==> flow/design.v <==
module CORDIC_tanInv_sqrt(
    output [15:0] X0,   
    output [15:0] Y0,   
    output [15:0] Z0,   
    input  [15:0] Xin,
    input  [15:0] Yin,
    input  [15:0] Zin,   
    input  clk
);
    wire signed [15:0] x_reg [15:0];
    wire signed [15:0] y_reg [15:0];
    wire signed [15:0] z_reg [15:0];
    wire [15:0] x_reg_sh [15:0];
    wire [15:0] y_reg_sh [15:0];
    wire [15:0] sum_x [15:0];
    wire [15:0] sum_y [15:0];
    wire [15:0] sum_z [15:0];
    wire [15:0] y_co;
    wire [15:0] alpha[15:0];
    assign alpha[0]  = 16'h1921;
    assign alpha[1]  = 16'h0ed6;
    assign alpha[2]  = 16'h07d6;
    assign alpha[3]  = 16'h03fa;
    assign alpha[4]  = 16'h01ff;
    assign alpha[5]  = 16'h00ff;
    assign alpha[6]  = 16'h007f;
    assign alpha[7]  = 16'h003f;
    assign alpha[8]  = 16'h001f;
    assign alpha[9]  = 16'h000f;
    assign alpha[10] = 16'h0007;
    assign alpha[11] = 16'h0003;
    assign alpha[12] = 16'h0001;
    assign alpha[13] = 16'h0001;
    assign alpha[14] = 16'h0001;
    assign alpha[15] = 16'h0000;
    Register rx0(x_reg[0], Xin, clk);
    Register ry0(y_reg[0], Yin, clk);
    Register rz0(z_reg[0], Zin, clk);
    assign x_reg_sh[0] = x_reg[0] >>> 0;
    assign y_reg_sh[0] = y_reg[0] >>> 0;
    not n0(y_co[0], y_reg[0][15]);   
    adder_sub ax0(sum_x[0], , x_reg[0], y_reg_sh[0], y_reg[0][15]);
    adder_sub ay0(sum_y[0], , y_reg[0], x_reg_sh[0], y_co[0]);
    adder_sub az0(sum_z[0], , z_reg[0], alpha[0], y_reg[0][15]);
    genvar i;
    generate
        for (i=1; i<16; i=i+1) begin : vectoring_stages
            Register rx(x_reg[i], sum_x[i-1], clk);
            Register ry(y_reg[i], sum_y[i-1], clk);
            Register rz(z_reg[i], sum_z[i-1], clk);
            assign x_reg_sh[i] = x_reg[i] >>> i;
            assign y_reg_sh[i] = y_reg[i] >>> i;
            not yn(y_co[i], y_reg[i][15]);
            adder_sub ax(sum_x[i], , x_reg[i], y_reg_sh[i], y_reg[i][15]);
            adder_sub ay(sum_y[i], , y_reg[i], x_reg_sh[i], y_co[i]);
            adder_sub az(sum_z[i], , z_reg[i], alpha[i], y_reg[i][15]);
        end
    endgenerate
    Register rx16(X0, sum_x[15], clk);
    Register ry16(Y0, sum_y[15], clk);
    Register rz16(Z0, sum_z[15], clk);
endmodule
module adder_sub(
    output signed [15:0] sum,
    output               carry,     
    input  signed [15:0] in1,
    input  signed [15:0] in2,
    input                cin        
);
    assign carry = 0;   
    assign sum = cin ? (in1 - in2) : (in1 + in2);
endmodule
module Register(
    output reg [15:0] q,
    input      [15:0] d,
    input             clk
);
    always @(posedge clk) begin
        q <= d;
    end
endmodule
# Reports on CORDIC_tanInv_sqrt
# What the tools print for CORDIC_tanInv_sqrt, step after step.
# Lines are those of the file above, counted from 1.
# Operators: Yosys type, input widths -> output width; for muxes data width and select width s.
# Cell names lack the library's common part.
setup:
  top_module: "CORDIC_tanInv_sqrt"
  clock_port: "clk"
  lib: "sky130hd"
  pvt_corner: "tt_025C_1v80"

# Word level
# Counts by Yosys on the flattened word-level netlist (proc, flatten, opt, wreduce). Print and check cells are left out. Cells with the same type and inputs are merged into one.
bits:
  elab_cells: 191
  register_bits: 816
  in_bits: 49
  out_inout_bits: 48
op_classes:
  add_sub_neg: 93
  n_mux: 47
op_table:
  columns: ["operator", "n"]
  rows:
  - ["$mux 16", 47]
  - ["$add 16x2->16 const B", 3]
  - ["$sub 16x2->16 const B", 3]
  - ["$add 16x1->16", 2]
  - ["$sub 16x1->16", 2]
  - ["$add 16x10->16", 2]
  - ["$sub 16x10->16", 2]
  - ["$add 16x11->16", 2]
  - ["$sub 16x11->16", 2]
  - ["$add 16x12->16", 2]
  - ["$sub 16x12->16", 2]
  - ["$add 16x13->16", 2]
  - ["$sub 16x13->16", 2]
  - ["$add 16x14->16", 2]
  - ["$sub 16x14->16", 2]
  - ["$add 16x15->16", 2]
  - ["$sub 16x15->16", 2]
  - ["$sub 16x16->16", 2]
  - ["$add 16x2->16", 2]
  - ["$sub 16x2->16", 2]
  - ["$add 16x3->16", 2]
  - ["$sub 16x3->16", 2]
  - ["$add 16x4->16", 2]
  - ["$sub 16x4->16", 2]
  - ["$add 16x5->16", 2]
  - ["$sub 16x5->16", 2]
  - ["$add 16x6->16", 2]
  - ["$sub 16x6->16", 2]
# Not listed: further kinds 31, cells in them 37.

# Depth
# Depth = most cells in a row (Yosys ltp): at word level without a register or memory, in the mapped netlist without a sequential cell, where the memories' decode and read muxes count.
depth:
  depth_word: 2
  ABC_AREA: 0
  ltp_mapped: 16

# Synthesis result
# Yosys stat after the flow's synthesis: flattened, memories mapped to cells. It holds for the ABC_AREA given above (unset counts as 0); a run with the other value may have another netlist.
types:
  columns: ["cell", "n"]
  rows:
  - ["dfxtp_1", 815]
  - ["ha_1", 775]
  - ["xnor2_1", 527]
  - ["a21oi_1", 589]
  - ["xor2_1", 246]
  - ["a21o_1", 226]
  - ["nor2_1", 437]
  - ["o21ai_0", 301]
  - ["inv_1", 330]
  - ["nand2_1", 271]
  - ["fa_1", 48]
  - ["o21a_1", 121]
  - ["nand2b_1", 102]
  - ["nor3_1", 108]
  - ["nor2b_1", 75]
  - ["o21bai_1", 59]
  - ["nand3_1", 78]
  - ["a31oi_1", 57]
# Other cell types: 62; their cells: 631.
synth_totals:
  area_um2: 52223.8
  mapped_cells: 5796
  flip_flops: 815
  seq_area_um2: 16315.6
# By module: a second synthesis without flattening, with its own total; a netlist apart from the flattened one above.
hier_totals:
  cells_unflattened: 7458
  hier_area_um2: 64449.3
# Rows give one instance, submodules left out.
by_module:
  columns: ["mod", "area_um2", "instances", "n_cells"]
  rows:
  - ["adder_sub", 1001.0, 48, 138]
  - ["Register", 320.3, 51, 16]
  - ["CORDIC_tanInv_sqrt", 67.6, 1, 18]

# Path before layout
# OpenSTA on the mapped netlist: ideal clock, no wires. The path of least setup slack (recovery checks aside). Input and output delay are each 20% of the period. Register names are those of the netlist, which keeps one name where synthesis merged equal registers.
synth_path:
  path_type: "reg-to-reg"
  start: "reg vectoring_stages[14].ry.q[15]"
  end: "reg vectoring_stages[15].ry.q[12]"
  stages: 12
  arrival_ns: 3.515
  path_slack_ns: 3.413
  period_ns: 7.0
  setup_ns: 0.072
  delay_ns: 3.587
  launch_ns: 0.000
  n_path_buf: 0
  required_ns: 6.928
  synth_period_reached_ns: 3.587
# "delay_ns" is the arrival time less input delay plus setup time.
# "stages": output pins that drive a net of the path, with the launching flip-flop's if there is one; two outputs of one cell count as two.
# "synth_period_reached_ns" = period - worst setup slack (recovery checks aside). The figure is calculated, with input and output delays left at 20% of the set period.
# The rows between start and end are the longest chain of elaborated cells between them; the timing report does not say that the signal goes this way. Where chains are equally long, one stands for them.
# Each line given opens the expression or statement behind the cell; cells for indexed reads and writes are added by Yosys, which also makes memories of some case tables.
synth_via:
  cell_sequence: "dfxtp_1 > inv_1 > o21ai_0 > ha_1 > a21o_1 > a21oi_1 > o21bai_1 > o311ai_0 > a21boi_0 > o21a_1 > nor2_1 > xnor2_1"
  elab_chain_cells: 1
synth_lines:
  columns: ["item", "line", "source"]
  rows:
  - ["start: declaration", 74, "output reg [15:0] q,"]
  - ["start: assignment", 79, "q <= d;"]
  - ["$mux 16", 71, "assign sum = cin ? (in1 - in2) : (in1 + in2);"]
  - ["end: assignment", 79, null]
  - ["end: declaration", 74, null]

# Timing after layout
# From the final timing report of job 1: the path of least setup slack in the routed layout; clock arrival at registers is part of the times.
layout_path:
  path_type: "reg-to-reg"
  start: "reg vectoring_stages[4].ry.q[9]"
  end: "reg vectoring_stages[5].rx.q[15]"
  period_ns: 3.71
  required_ns: 4.29
  n_path_buf: 0
  arrival_ns: 3.76
  stages: 14
  setup_ns: 0.07
  launch_ns: 0.64
  path_slack_ns: 0.53
# The rows between start and end are the longest chain of elaborated cells between them; the timing report does not say that the signal goes this way. Where chains are equally long, one stands for them.
layout_via:
  cell_sequence: "dfxtp_1 > or3_1 > or3_1 > nor2_1 > nor2_1 > xnor2_1 > ha_2 > a21o_1 > a21o_1 > a21oi_2 > o22ai_1 > a211o_1 > a21oi_1 > xnor2_1"
  elab_chain_cells: 2
layout_lines:
  columns: ["item", "line", "source"]
  rows:
  - ["start: declaration", 74, "output reg [15:0] q,"]
  - ["start: assignment", 79, "q <= d;"]
  - ["$add 16x12->16", 71, "assign sum = cin ? (in1 - in2) : (in1 + in2);"]
  - ["$mux 16", 71, null]
  - ["end: assignment", 79, null]
  - ["end: declaration", 74, null]

# CORDIC_tanInv_sqrt through Yosys and OpenROAD on sky130hd: 6 stored runs, unordered, with their settings and measured results. The constraints put input and output delay at 20% of the set period each and load the outputs with 0.01 pF.
# "clock_period_reached_ns" = clock period - worst setup slack. The figure is calculated, with input and output delays left at 20% of the set period.
# "timing.worst_path_ns": the worst setup path's part of the clock period (all of it between registers, 20% less for each end at a port) less its slack. A launch clock that arrives late makes it longer, a capture clock that arrives late makes it shorter.
runs:
  - name: "job 1"
    settings:
      CORE_UTILIZATION: 45
      SETUP_SLACK_MARGIN: 0.39
      period_ns: 3.71
      CAP_MARGIN: 20
      CORE_MARGIN: 2
      SLEW_MARGIN: 20
    results:
      clock_period_reached_ns: 3.179
      finalCellArea_um2: 59090.4
      fin_ws_ns: 0.531
      final_hold_ws_ns: 0.323
      fin_tns_ns: 0.000
      timing.worst_path_ns: 3.18
      path_kind: "reg-to-reg"
      layout_utilization_frac: 0.515
      synth_chip_area_um2: 52223.8
      dieArea_um2: 118794.0
  - name: "job 2"
    settings:
      CAP_MARGIN: 15
      CELL_PAD_IN_SITES_DETAIL_PLACEMENT: 1
      CELL_PAD_IN_SITES_GLOBAL_PLACEMENT: 3
      CORE_ASPECT_RATIO: 1.34
      CORE_MARGIN: 8
      CORE_UTILIZATION: 45
      CTS_CLUSTER_DIAMETER: 299
      GPL_ROUTABILITY_DRIVEN: 1
      MAX_ROUTING_LAYER: "met4"
      PLACE_DENSITY_LB_ADDON: 0.24
      SLEW_MARGIN: 15
      period_ns: 3.14
    results:
      dieArea_um2: 127328.0
      fin_tns_ns: 0.000
      timing.worst_path_ns: 3.08
      path_kind: "reg-to-reg"
      layout_utilization_frac: 0.546
      clock_period_reached_ns: 3.083
      finalCellArea_um2: 62884.1
      synth_chip_area_um2: 52223.8
      fin_ws_ns: 0.057
      final_hold_ws_ns: 0.325
  - name: "job 3"
    settings:
      CORE_UTILIZATION: 36
      period_ns: 3.71
      CAP_MARGIN: 20
      CORE_MARGIN: 2
      SLEW_MARGIN: 20
    results:
      synth_chip_area_um2: 52223.8
      finalCellArea_um2: 59244.3
      fin_ws_ns: 0.282
      final_hold_ws_ns: 0.325
      layout_utilization_frac: 0.412
      timing.worst_path_ns: 3.43
      path_kind: "reg-to-reg"
      clock_period_reached_ns: 3.428
      fin_tns_ns: 0.000
      dieArea_um2: 148129.0
  - name: "job 4"
    settings:
      CAP_MARGIN: 15
      CELL_PAD_IN_SITES_DETAIL_PLACEMENT: 1
      CELL_PAD_IN_SITES_GLOBAL_PLACEMENT: 3
      CORE_ASPECT_RATIO: 1.7
      CORE_MARGIN: 8
      CORE_UTILIZATION: 45
      CTS_CLUSTER_DIAMETER: 299
      CTS_CLUSTER_SIZE: 100
      GPL_ROUTABILITY_DRIVEN: 1
      MAX_ROUTING_LAYER: "met5"
      PLACE_DENSITY_LB_ADDON: 0.24
      SLEW_MARGIN: 15
      period_ns: 3.04
    results:
      dieArea_um2: 127597.0
      fin_ws_ns: -0.059
      synth_chip_area_um2: 52223.8
      finalCellArea_um2: 63747.4
      final_hold_ws_ns: 0.282
      timing.worst_path_ns: 3.10
      path_kind: "reg-to-reg"
      clock_period_reached_ns: 3.099
      fin_tns_ns: -0.063
      layout_utilization_frac: 0.551
  - name: "job 5"
    settings:
      CORE_UTILIZATION: 45
      period_ns: 4.26
      CAP_MARGIN: 20
      CORE_MARGIN: 2
      SLEW_MARGIN: 20
    results:
      timing.worst_path_ns: 3.58
      path_kind: "reg-to-reg"
      final_hold_ws_ns: 0.326
      synth_chip_area_um2: 52223.8
      clock_period_reached_ns: 3.584
      fin_tns_ns: 0.000
      finalCellArea_um2: 58513.6
      fin_ws_ns: 0.676
      layout_utilization_frac: 0.51
      dieArea_um2: 118794.0
  - name: "job 6"
    settings:
      CAP_MARGIN: 15
      CELL_PAD_IN_SITES_DETAIL_PLACEMENT: 1
      CELL_PAD_IN_SITES_GLOBAL_PLACEMENT: 3
      CORE_ASPECT_RATIO: 1.65
      CORE_MARGIN: 8
      CORE_UTILIZATION: 45
      CTS_CLUSTER_DIAMETER: 299
      GPL_ROUTABILITY_DRIVEN: 1
      MAX_ROUTING_LAYER: "met4"
      PLACE_DENSITY_LB_ADDON: 0.06
      SLEW_MARGIN: 15
      period_ns: 3.14
    results:
      layout_utilization_frac: 0.555
      final_hold_ws_ns: 0.323
      finalCellArea_um2: 63883.8
      timing.worst_path_ns: 3.11
      path_kind: "reg-to-reg"
      fin_tns_ns: 0.000
      dieArea_um2: 127552.0
      fin_ws_ns: 0.028
      synth_chip_area_um2: 52223.8
      clock_period_reached_ns: 3.112
